==> flow/design.v <==
module compare_and_exchange(
    input [31:0] i1,
    input [31:0] i2,
    input dir,
    input clk,
    input reset,
    input enable,
    output [31:0] o1,
    output  [31:0] o2
    );
    reg [31:0]r1;
    reg [31:0]r2;
   always @(posedge clk)
   begin
   if(reset==0)
   begin
           if(enable==1)
            begin
                 if(dir==1)
                     begin
                        if (i1<i2)
                            begin
                                 r1 <= i1;
                                 r2 <= i2;
                            end
                        else
                             begin
                                 r1 <= i2;
                                 r2 <= i1;
                             end
                       end
                 else if(dir==0)  
                     begin
                        if (i1>i2)
                            begin
                             r1 <= i1;
                             r2 <= i2;
                            end
                        else
                             begin
                                 r1 <= i2;
                                 r2 <= i1;
                              end
                      end
            end
    else if (reset==1)
    begin
    r1<=32'b0;
    r2<=32'b0;
    end
    end
    end
    assign o2=r2; 
  assign o1=r1;
endmodule
module BM4_CAE(
    input [31:0] i1,
    input [31:0] i2,
    input [31:0] i3,
    input [31:0] i4,
    input dir1,
    input dir2,
    input dir3,
    input clk,
    input reset,
    input enable,
    output [31:0] o1,
    output [31:0] o2,
    output [31:0] o3,
    output [31:0] o4
    );
    wire [31:0]r1,r2,r3,r4,r5,r6,r7,r8,r9,r10,r11,r12,r13,r14;
           compare_and_exchange cae1(i1[31:0],i2[31:0],dir1,clk,reset,enable,r1,r2);
           compare_and_exchange cae2(i3[31:0],i4[31:0],dir1,clk,reset,enable,r3,r4);
           compare_and_exchange cae3(r1[31:0],r4[31:0],dir2,clk,reset,enable,r5,r8);
           compare_and_exchange cae4(r2[31:0],r3[31:0],dir2,clk,reset,enable,r6,r7);
           compare_and_exchange cae5(r5[31:0],r6[31:0],dir3,clk,reset,enable,r11,r13);
           compare_and_exchange cae6(r7[31:0],r8[31:0],dir3,clk,reset,enable,r12,r14); 
           assign o1=r11;
           assign o2=r12;
           assign o3=r13;
           assign o4=r14;
    endmodule
module BM8_CAE(
        input [31:0] i1,
        input [31:0] i2,
        input [31:0] i3,
        input [31:0] i4,
        input [31:0] i5,
        input [31:0] i6,
        input [31:0] i7,
        input [31:0] i8,
        input dir1,
        input dir2,
        input dir3,
        input clk,
        input reset,
        input enable,
        output [31:0] o1,
        output [31:0] o2,
        output [31:0] o3,
        output [31:0] o4,
        output [31:0] o5,
        output [31:0] o6,
        output [31:0] o7,
        output [31:0] o8
        );
      wire [31:0] r1,r2 ,r3,r4,r5,r6,r7,r8,r9,r10,r11,r12,r13,r14,r15,r16,r17,r18,r19,r20,r21,r22,r23,r24;   
         compare_and_exchange cae1(i1[31:0],i8[31:0],dir1,clk,reset,enable,r1,r8);
         compare_and_exchange cae2(i2[31:0],i7[31:0],dir1,clk,reset,enable,r2,r7);
         compare_and_exchange cae3(i3[31:0],i6[31:0],dir1,clk,reset,enable,r3,r6);
         compare_and_exchange cae4(i4[31:0],i5[31:0],dir1,clk,reset,enable,r4,r5);
         compare_and_exchange cae6(r1[31:0],r2[31:0],dir2,clk,reset,enable,r9,r10); 
         compare_and_exchange cae7(r3[31:0],r4[31:0],dir2,clk,reset,enable,r11,r12); 
         compare_and_exchange cae8(r5[31:0],r6[31:0],dir2,clk,reset,enable,r13,r14);
         compare_and_exchange cae9(r7[31:0],r8[31:0],dir2,clk,reset,enable,r15,r16);
         compare_and_exchange cae10(r9[31:0],r11[31:0],dir3,clk,reset,enable,r17,r18); 
         compare_and_exchange cae11(r10[31:0],r12[31:0],dir3,clk,reset,enable,r19,r20);
         compare_and_exchange cae12(r13[31:0],r15[31:0],dir3,clk,reset,enable,r21,r22); 
         compare_and_exchange cae13(r14[31:0],r16[31:0],dir3,clk,reset,enable,r23,r24);  
        assign o1=r17;
        assign o2=r18;
        assign o3=r19;
        assign o4=r20;
        assign o5=r21;
        assign o6=r22;
        assign o7=r23;
        assign o8=r24;
      endmodule
module full_CAE(
input [31:0] i1,
input [31:0] i2,
input [31:0] i3,
input [31:0] i4,
input [31:0] i5,
input [31:0] i6,
input [31:0] i7,
input [31:0] i8,
input dir,
input clk,
input reset,
input enable,
output [31:0] o1,
output [31:0] o2,
output [31:0] o3,
output [31:0] o4,
output [31:0] o5,
output [31:0] o6,
output [31:0] o7,
output [31:0] o8
);
wire [31:0] r1,r2 ,r3,r4,r5,r6,r7,r8,r9,r10,r11,r12,r13,r14,r15,r16,r17,r18,r19,r20,r21,r22,r23,r24;
reg [6:1] dq;
always @(posedge clk)
begin
    if (reset==0 && enable==1)
        dq <= {dq[5:1], dir};
end
compare_and_exchange cae1(i1[31:0],i2[31:0],dir,clk,reset,enable,r1,r2);
compare_and_exchange cae2(i3[31:0],i4[31:0],dir,clk,reset,enable,r3,r4);
compare_and_exchange cae3(i5[31:0],i6[31:0],dir,clk,reset,enable,r5,r6);
compare_and_exchange cae4(i7[31:0],i8[31:0],dir,clk,reset,enable,r7,r8);
BM4_CAE a1(r1,r2,r3,r4,dq[1],dq[2],dq[3],clk,reset,enable,r9,r10,r11,r12);
BM4_CAE a2(r5,r6,r7,r8,dq[1],dq[2],dq[3],clk,reset,enable,r13,r14,r15,r16);
BM8_CAE a3(r9,r10,r11,r12,r13,r14,r15,r16,dq[4],dq[5],dq[6],clk,reset,enable,r17,r18,r19,r20,r21,r22,r23,r24);
assign o1=r17;
assign o2=r18;
assign o3=r19;
assign o4=r20;
assign o5=r21;
assign o6=r22;
assign o7=r23;
assign o8=r24;
endmodule
From RTL to reports: full_CAE
Module full_CAE before and after one edit of its RTL, step after step.
"before" refers to lines of the RTL above, "after" to lines of the edited file.
"diff" is "after" less "before", of the values as shown.
Operators carry their Yosys type and port widths (W data, S select, Z words).
Library cell names are shortened.
{"block": "inputs", "design": "full_CAE", "clock_port": "clk", "cell_library": "sky130hd", "corner": "tt_025C_1v80"}

Diff
The edit as a unified diff against the file above.
This change comes from a script, not from a designer. The edited design behaves differently; no optimisation was intended.
begin of diff
@@ -116,5 +116,10 @@
          compare_and_exchange cae9(r7[31:0],r8[31:0],dir2,clk,reset,enable,r15,r16);
          compare_and_exchange cae10(r9[31:0],r11[31:0],dir3,clk,reset,enable,r17,r18); 
-         compare_and_exchange cae11(r10[31:0],r12[31:0],dir3,clk,reset,enable,r19,r20);
+         wire [31:0] r20_p, r20_n;
+         wire [31:0] r19_p, r19_n;
+         compare_and_exchange cae11(r10[31:0],r12[31:0],dir3,clk,reset,enable,r19_p,r20_p);
+         compare_and_exchange cae11_b (r10[31:0], r12[31:0], dir3, clk, reset, ~enable, r19_n, r20_n);
+         assign r20 = r20_p ^ r20_n;
+         assign r19 = r19_p ^ r19_n;
          compare_and_exchange cae12(r13[31:0],r15[31:0],dir3,clk,reset,enable,r21,r22); 
          compare_and_exchange cae13(r14[31:0],r16[31:0],dir3,clk,reset,enable,r23,r24);  
end of diff

Word level
Source: Yosys, flattened and elaborated, memories not mapped. Widths are those after wreduce. Registers that Yosys merges into a memory's read port (data or address) are not register bits. Print and check cells do not count. Equal cells are merged and count once.
{"block": "word_totals", "item": "register_bits", "before": 1798, "after": 1862, "diff": 64}
{"block": "word_totals", "item": "in_bits", "before": 260, "after": 260, "diff": 0}
{"block": "word_totals", "item": "latch_bits", "before": 0, "after": 0, "diff": 0}
{"block": "word_totals", "item": "word_cells", "before": 340, "after": 348, "diff": 8}
{"block": "word_totals", "item": "mem_count", "before": 0, "after": 0, "diff": 0}
{"block": "word_totals", "item": "ramBits", "before": 0, "after": 0, "diff": 0}
{"block": "word_totals", "item": "clocked_rd_ports_x_width", "before": 0, "after": 0, "diff": 0}
{"block": "word_totals", "item": "out_inout_bits", "before": 256, "after": 256, "diff": 0}
{"block": "word_totals", "item": "rom_bits", "before": 0, "after": 0, "diff": 0}
{"block": "op_classes", "item": "addsub", "before": 0, "after": 0, "diff": 0}
{"block": "op_classes", "item": "n_shift", "before": 0, "after": 0, "diff": 0}
{"block": "op_classes", "item": "mux", "before": 224, "after": 226, "diff": 2}
{"block": "op_classes", "item": "n_eq", "before": 0, "after": 0, "diff": 0}
{"block": "op_classes", "item": "n_logic", "before": 1, "after": 4, "diff": 3}
{"block": "op_classes", "item": "multipliers", "before": 0, "after": 0, "diff": 0}
{"block": "op_classes", "item": "n_reduce_logical", "before": 2, "after": 3, "diff": 1}
{"block": "op_classes", "item": "compare", "before": 56, "after": 56, "diff": 0}
{"block": "op_classes", "item": "div_mod_pow", "before": 0, "after": 0, "diff": 0}
{"block": "ops", "op": "$mux W32", "before": 224, "after": 226, "diff": 2}
{"block": "ops", "op": "$xor A32 B32 Y32", "before": 0, "after": 2, "diff": 2}
{"block": "ops", "op": "$not A1 Y1", "before": 1, "after": 2, "diff": 1}
{"block": "ops", "op": "$reduce_and A2 Y1", "before": 1, "after": 2, "diff": 1}
Operator kinds equal on both sides are left out: 3.

Longest topological paths
Yosys ltp: most cells in a row. Word level: on the elaborated netlist, between registers, memories and ports. Mapped: between sequential cells and ports; inverters and the memories' decode and read muxes count.
{"block": "depth", "item": "ltp_word", "before": 4, "after": 4, "diff": 0}
{"block": "depth", "item": "ABC_AREA", "before": "0", "after": "0"}
{"block": "depth", "item": "depth_mapped", "before": 13, "after": 11, "diff": -2}
{"block": "depth", "item": "ltp_nobuf", "before": 10, "after": 9, "diff": -1}

Mapped cells and area
Yosys stat after the flow's synthesis: flattened, memories mapped to cells. It holds for the ABC_AREA given above (unset counts as 0); a run with the other value may have another netlist.
{"block": "mapped", "item": "synth_area_um2", "before": 99753.2, "after": 101710.0, "diff": 1956.8}
{"block": "mapped", "item": "buffers", "before": 225, "after": 187, "diff": -38}
{"block": "mapped", "item": "ffs", "before": 1798, "after": 1862, "diff": 64}
{"block": "mapped", "item": "sequential_area_um2", "before": 53991.8, "after": 55913.6, "diff": 1921.8}
{"block": "mapped", "item": "mapped_cells", "before": 7236, "after": 7243, "diff": 7}
{"block": "types", "cell": "mux2_2", "before": 1523, "after": 1655, "diff": 132}
{"block": "types", "cell": "nand2_1", "before": 238, "after": 149, "diff": -89}
{"block": "types", "cell": "mux2_1", "before": 37, "after": 118, "diff": 81}
{"block": "types", "cell": "o21ai_0", "before": 163, "after": 88, "diff": -75}
{"block": "types", "cell": "mux2_4", "before": 75, "after": 0, "diff": -75}
{"block": "types", "cell": "edfxtp_1", "before": 1798, "after": 1862, "diff": 64}
{"block": "types", "cell": "xor2_1", "before": 0, "after": 64, "diff": 64}
{"block": "types", "cell": "a21oi_1", "before": 294, "after": 355, "diff": 61}
{"block": "types", "cell": "buf_2", "before": 87, "after": 145, "diff": 58}
{"block": "types", "cell": "buf_6", "before": 79, "after": 21, "diff": -58}
{"block": "types", "cell": "a22oi_1", "before": 69, "after": 12, "diff": -57}
{"block": "types", "cell": "nor2_1", "before": 132, "after": 76, "diff": -56}
{"block": "types", "cell": "a221o_1", "before": 64, "after": 15, "diff": -49}
{"block": "types", "cell": "a221oi_1", "before": 56, "after": 12, "diff": -44}
{"block": "types", "cell": "a2111oi_0", "before": 26, "after": 1, "diff": -25}
{"block": "types", "cell": "clkbuf_1", "before": 38, "after": 14, "diff": -24}
{"block": "types", "cell": "o211ai_1", "before": 39, "after": 62, "diff": 23}
{"block": "types", "cell": "nor3_1", "before": 29, "after": 11, "diff": -18}
Cell types equal on both sides are left out: 3.
Not every row of either side is listed.
The figures by module come from a second, unflattened synthesis with its own total; it is not the netlist above.
{"block": "unflattened", "item": "hier_cells", "before": 7147, "after": 7467, "diff": 320}
{"block": "unflattened", "item": "hier_area_um2", "before": 100985.6, "after": 105149.6, "diff": 4164.0}
Each row is one instance without its submodules.
{"block": "by_module_before", "module": "compare_and_exchange", "n_cells": 255, "area_um2": 3599.7, "n_inst": 28, "mod_seq_area_um2": 1921.8}
{"block": "by_module_before", "module": "full_CAE", "n_cells": 7, "area_um2": 193.9, "n_inst": 1, "mod_seq_area_um2": 180.2}
{"block": "by_module_before", "module": "BM4_CAE", "n_cells": 0, "area_um2": 0.0, "n_inst": 2, "mod_seq_area_um2": 0.0}
{"block": "by_module_before", "module": "BM8_CAE", "n_cells": 0, "area_um2": 0.0, "n_inst": 1, "mod_seq_area_um2": 0.0}
{"block": "by_module_after", "module": "compare_and_exchange", "n_cells": 255, "area_um2": 3599.7, "n_inst": 29, "mod_seq_area_um2": 1921.8}
{"block": "by_module_after", "module": "BM8_CAE", "n_cells": 65, "area_um2": 564.3, "n_inst": 1, "mod_seq_area_um2": 0.0}
{"block": "by_module_after", "module": "full_CAE", "n_cells": 7, "area_um2": 193.9, "n_inst": 1, "mod_seq_area_um2": 180.2}
{"block": "by_module_after", "module": "BM4_CAE", "n_cells": 0, "area_um2": 0.0, "n_inst": 2, "mod_seq_area_um2": 0.0}

Timing after synthesis
Path of least setup slack by OpenSTA after synthesis, without wires, with an ideal clock, recovery checks aside; 20% of the period is set as input and as output delay. Where synthesis merged equal registers, the netlist keeps one of their names.
{"block": "synth_timing", "item": "kind", "before": "input-to-reg", "after": "input-to-reg"}
{"block": "synth_timing", "item": "startpoint", "before": "input port reset", "after": "input port reset"}
{"block": "synth_timing", "item": "endpoint", "before": "register a1.cae1.r1[0]", "after": "register a1.cae1.r1[0]"}
{"block": "synth_timing", "item": "required_time_ns", "before": 0.234, "after": 0.234, "diff": 0.000}
{"block": "synth_timing", "item": "launch_ns", "before": 0.900, "after": 0.900, "diff": 0.000}
{"block": "synth_timing", "item": "delay_ns", "before": 83.505, "after": 83.505, "diff": 0.000}
{"block": "synth_timing", "item": "in_delay_ns", "before": 0.900, "after": 0.900, "diff": 0.000}
{"block": "synth_timing", "item": "stages", "before": 1, "after": 1, "diff": 0}
{"block": "synth_timing", "item": "arrival_time_ns", "before": 80.139, "after": 80.139, "diff": 0.000}
{"block": "synth_timing", "item": "period_ns", "before": 4.5, "after": 4.5, "diff": 0.0}
{"block": "synth_timing", "item": "path_slack_ns", "before": -79.905, "after": -79.905, "diff": 0.000}
{"block": "synth_timing", "item": "period_less_setup_slack_ns", "before": 84.405, "after": 84.405, "diff": 0.000}
"delay_ns" is the arrival time less input delay plus setup time.
"stages" counts driving pins, that of a launching flip-flop among them; a cell with two outputs on the path counts twice.
"period_less_setup_slack_ns" is the clock period less the worst setup slack; recovery checks do not enter. This is arithmetic on one report: input and output delays are still those of the set period (20% each).
Between the ends stands the longest chain of elaborated cells between them, by number of cells; it is not shown to be the way that was timed. Of several equally long chains one is given.
A line is the first line of the expression or statement that the cell stems from. Yosys adds cells for indexed reads and writes and turns some case tables into memories.
At most two assigning lines are given for a register; there are more.
{"block": "synth_via_before", "cell_sequence": "nor2b_1", "elab_chain_cells": 2}
{"block": "synth_rtl_before", "item": "from (decl)", "line_no": 141, "text": "input reset,"}
{"block": "synth_rtl_before", "item": "$not A1 Y1"}
{"block": "synth_rtl_before", "item": "$reduce_and A2 Y1"}
{"block": "synth_rtl_before", "item": "to (assign)", "line_no": 23, "text": "r1 <= i1;"}
{"block": "synth_rtl_before", "item": "to (assign)", "line_no": 28, "text": "r1 <= i2;"}
{"block": "synth_rtl_before", "item": "to (decl)", "line_no": 11, "text": "reg [31:0]r1;"}
{"block": "synth_via_after", "cell_sequence": "nor2b_1", "elab_chain_cells": 2}
{"block": "synth_rtl_after", "item": "from (decl)", "line_no": 146, "text": "input reset,"}
{"block": "synth_rtl_after", "item": "$not A1 Y1"}
{"block": "synth_rtl_after", "item": "$reduce_and A2 Y1"}
{"block": "synth_rtl_after", "item": "to (assign)", "line_no": 23, "text": "r1 <= i1;"}
{"block": "synth_rtl_after", "item": "to (assign)", "line_no": 28, "text": "r1 <= i2;"}
{"block": "synth_rtl_after", "item": "to (decl)", "line_no": 11, "text": "reg [31:0]r1;"}

Path in the finished layout
From the final timing report of the runs of set A: the path of least setup slack in the routed layout; clock arrival at registers is part of the times.
{"block": "layout_timing", "item": "kind", "before": "reg-to-reg", "after": "reg-to-reg"}
{"block": "layout_timing", "item": "startpoint", "before": "register a2.cae3.r1[5]", "after": "register a1.cae2.r2[5]"}
{"block": "layout_timing", "item": "endpoint", "before": "register a2.cae5.r1[6]", "after": "register a1.cae3.r1[7]"}
{"block": "layout_timing", "item": "required_time_ns", "before": 5.07, "after": 5.07, "diff": 0.00}
{"block": "layout_timing", "item": "launch_ns", "before": 0.85, "after": 0.83, "diff": -0.02}
{"block": "layout_timing", "item": "arrival_time_ns", "before": 4.58, "after": 4.48, "diff": -0.10}
{"block": "layout_timing", "item": "period_ns", "before": 4.5, "after": 4.5, "diff": 0.0}
{"block": "layout_timing", "item": "path_slack_ns", "before": 0.50, "after": 0.59, "diff": 0.09}
{"block": "layout_timing", "item": "stages", "before": 11, "after": 11, "diff": 0}
Between the ends stands the longest chain of elaborated cells between them, by number of cells; it is not shown to be the way that was timed. Of several equally long chains one is given.
At most two assigning lines are given for a register; there are more.
{"block": "layout_via_before", "cell_sequence": "edfxtp_1 > ha_1 > a21o_1 > nand3_1 > a21oi_1 > a2111oi_0 > o21ai_0 > a211oi_2 > mux2i_4 > buf_12 > mux2_2", "elab_chain_cells": 4}
{"block": "layout_rtl_before", "item": "from (decl)", "line_no": 11, "text": "reg [31:0]r1;"}
{"block": "layout_rtl_before", "item": "from (assign)", "line_no": 23, "text": "r1 <= i1;"}
{"block": "layout_rtl_before", "item": "from (assign)", "line_no": 28, "text": "r1 <= i2;"}
{"block": "layout_rtl_before", "item": "$gt A32 B32 Y1", "line_no": 34, "text": "if (i1>i2)"}
{"block": "layout_rtl_before", "item": "$mux W32", "line_no": 34}
{"block": "layout_rtl_before", "item": "$mux W32", "line_no": 19, "text": "if(dir==1)"}
{"block": "layout_rtl_before", "item": "$mux W32", "line_no": 17, "text": "if(enable==1)"}
{"block": "layout_rtl_before", "item": "to (assign)", "line_no": 23}
{"block": "layout_rtl_before", "item": "to (assign)", "line_no": 28}
{"block": "layout_rtl_before", "item": "to (decl)", "line_no": 11}
{"block": "layout_via_after", "cell_sequence": "edfxtp_1 > inv_1 > ha_1 > a21oi_1 > o21ai_0 > a311o_1 > o31ai_2 > a21bo_2 > o31a_2 > buf_12 > mux2_1", "elab_chain_cells": 4}
{"block": "layout_rtl_after", "item": "from (decl)", "line_no": 12, "text": "reg [31:0]r2;"}
{"block": "layout_rtl_after", "item": "from (assign)", "line_no": 24, "text": "r2 <= i2;"}
{"block": "layout_rtl_after", "item": "from (assign)", "line_no": 29, "text": "r2 <= i1;"}
{"block": "layout_rtl_after", "item": "$gt A32 B32 Y1", "line_no": 34, "text": "if (i1>i2)"}
{"block": "layout_rtl_after", "item": "$mux W32", "line_no": 34}
{"block": "layout_rtl_after", "item": "$mux W32", "line_no": 19, "text": "if(dir==1)"}
{"block": "layout_rtl_after", "item": "$mux W32", "line_no": 17, "text": "if(enable==1)"}
{"block": "layout_rtl_after", "item": "to (assign)", "line_no": 23, "text": "r1 <= i1;"}
{"block": "layout_rtl_after", "item": "to (assign)", "line_no": 28, "text": "r1 <= i2;"}
{"block": "layout_rtl_after", "item": "to (decl)", "line_no": 11, "text": "reg [31:0]r1;"}

Measured runs
Both versions went through the flow (Yosys, OpenROAD) with the same settings in each pair. Constraints: input delay and output delay 20% of the set period each, output load 0.01 pF.
{"block": "settings_set_A", "CORE_UTILIZATION": 45, "period_ns": 4.5, "CAP_MARGIN": 20, "CORE_MARGIN": 2, "SLEW_MARGIN": 20}
{"block": "results_set_A", "item": "totalPower_w", "before": 0.04419, "after": 0.045287, "diff": 0.001097}
{"block": "results_set_A", "item": "period_reached_ns", "before": 4.002, "after": 3.909, "diff": -0.093}
{"block": "results_set_A", "item": "final_setup_ws_ns", "before": 0.498, "after": 0.591, "diff": 0.093}
{"block": "results_set_A", "item": "synth_chip_area_um2", "before": 99753.2, "after": 101710.0, "diff": 1956.8}
{"block": "results_set_A", "item": "hold_ws_ns", "before": 0.598, "after": 0.597, "diff": -0.001}
{"block": "results_set_A", "item": "design_die_area_um2", "before": 225454.0, "after": 229844.0, "diff": 4390.0}
{"block": "results_set_A", "item": "util_frac", "before": 0.527, "after": 0.526, "diff": -0.001}
{"block": "results_set_A", "item": "final_setup_tns_ns", "before": 0.000, "after": 0.000, "diff": 0.000}
{"block": "results_set_A", "item": "final_cell_area_um2", "before": 115957.0, "after": 118251.0, "diff": 2294.0}
{"block": "settings_set_B", "ABC_AREA": 1, "CAP_MARGIN": 20, "CORE_ASPECT_RATIO": 1.46, "CORE_UTILIZATION": 50, "GPL_TIMING_DRIVEN": 0, "PLACE_DENSITY_LB_ADDON": 0.03, "SLEW_MARGIN": 25, "period_ns": 4.03, "CORE_MARGIN": 2}
{"block": "results_set_B", "item": "totalPower_w", "before": 0.060545, "after": 0.061792, "diff": 0.001247}
{"block": "results_set_B", "item": "period_reached_ns", "before": 4.051, "after": 3.988, "diff": -0.063}
{"block": "results_set_B", "item": "final_setup_ws_ns", "before": -0.021, "after": 0.042, "diff": 0.063}
{"block": "results_set_B", "item": "synth_chip_area_um2", "before": 144967.8, "after": 146979.7, "diff": 2011.9}
{"block": "results_set_B", "item": "hold_ws_ns", "before": 0.463, "after": 0.467, "diff": 0.004}
{"block": "results_set_B", "item": "design_die_area_um2", "before": 294337.0, "after": 298390.0, "diff": 4053.0}
{"block": "results_set_B", "item": "util_frac", "before": 0.564, "after": 0.564, "diff": 0.000}
{"block": "results_set_B", "item": "final_setup_tns_ns", "before": -0.032, "after": 0.000, "diff": 0.032}
{"block": "results_set_B", "item": "final_cell_area_um2", "before": 162435.0, "after": 164819.0, "diff": 2384.0}
"period_reached_ns" means the clock period less the worst setup slack. The figure is calculated, with input and output delays left at 20% of the set period.
By "totalPower_w" is meant OpenSTA's value without simulated activity: inputs other than the clock are taken to toggle once in ten clock periods, and the tool carries that through the logic.
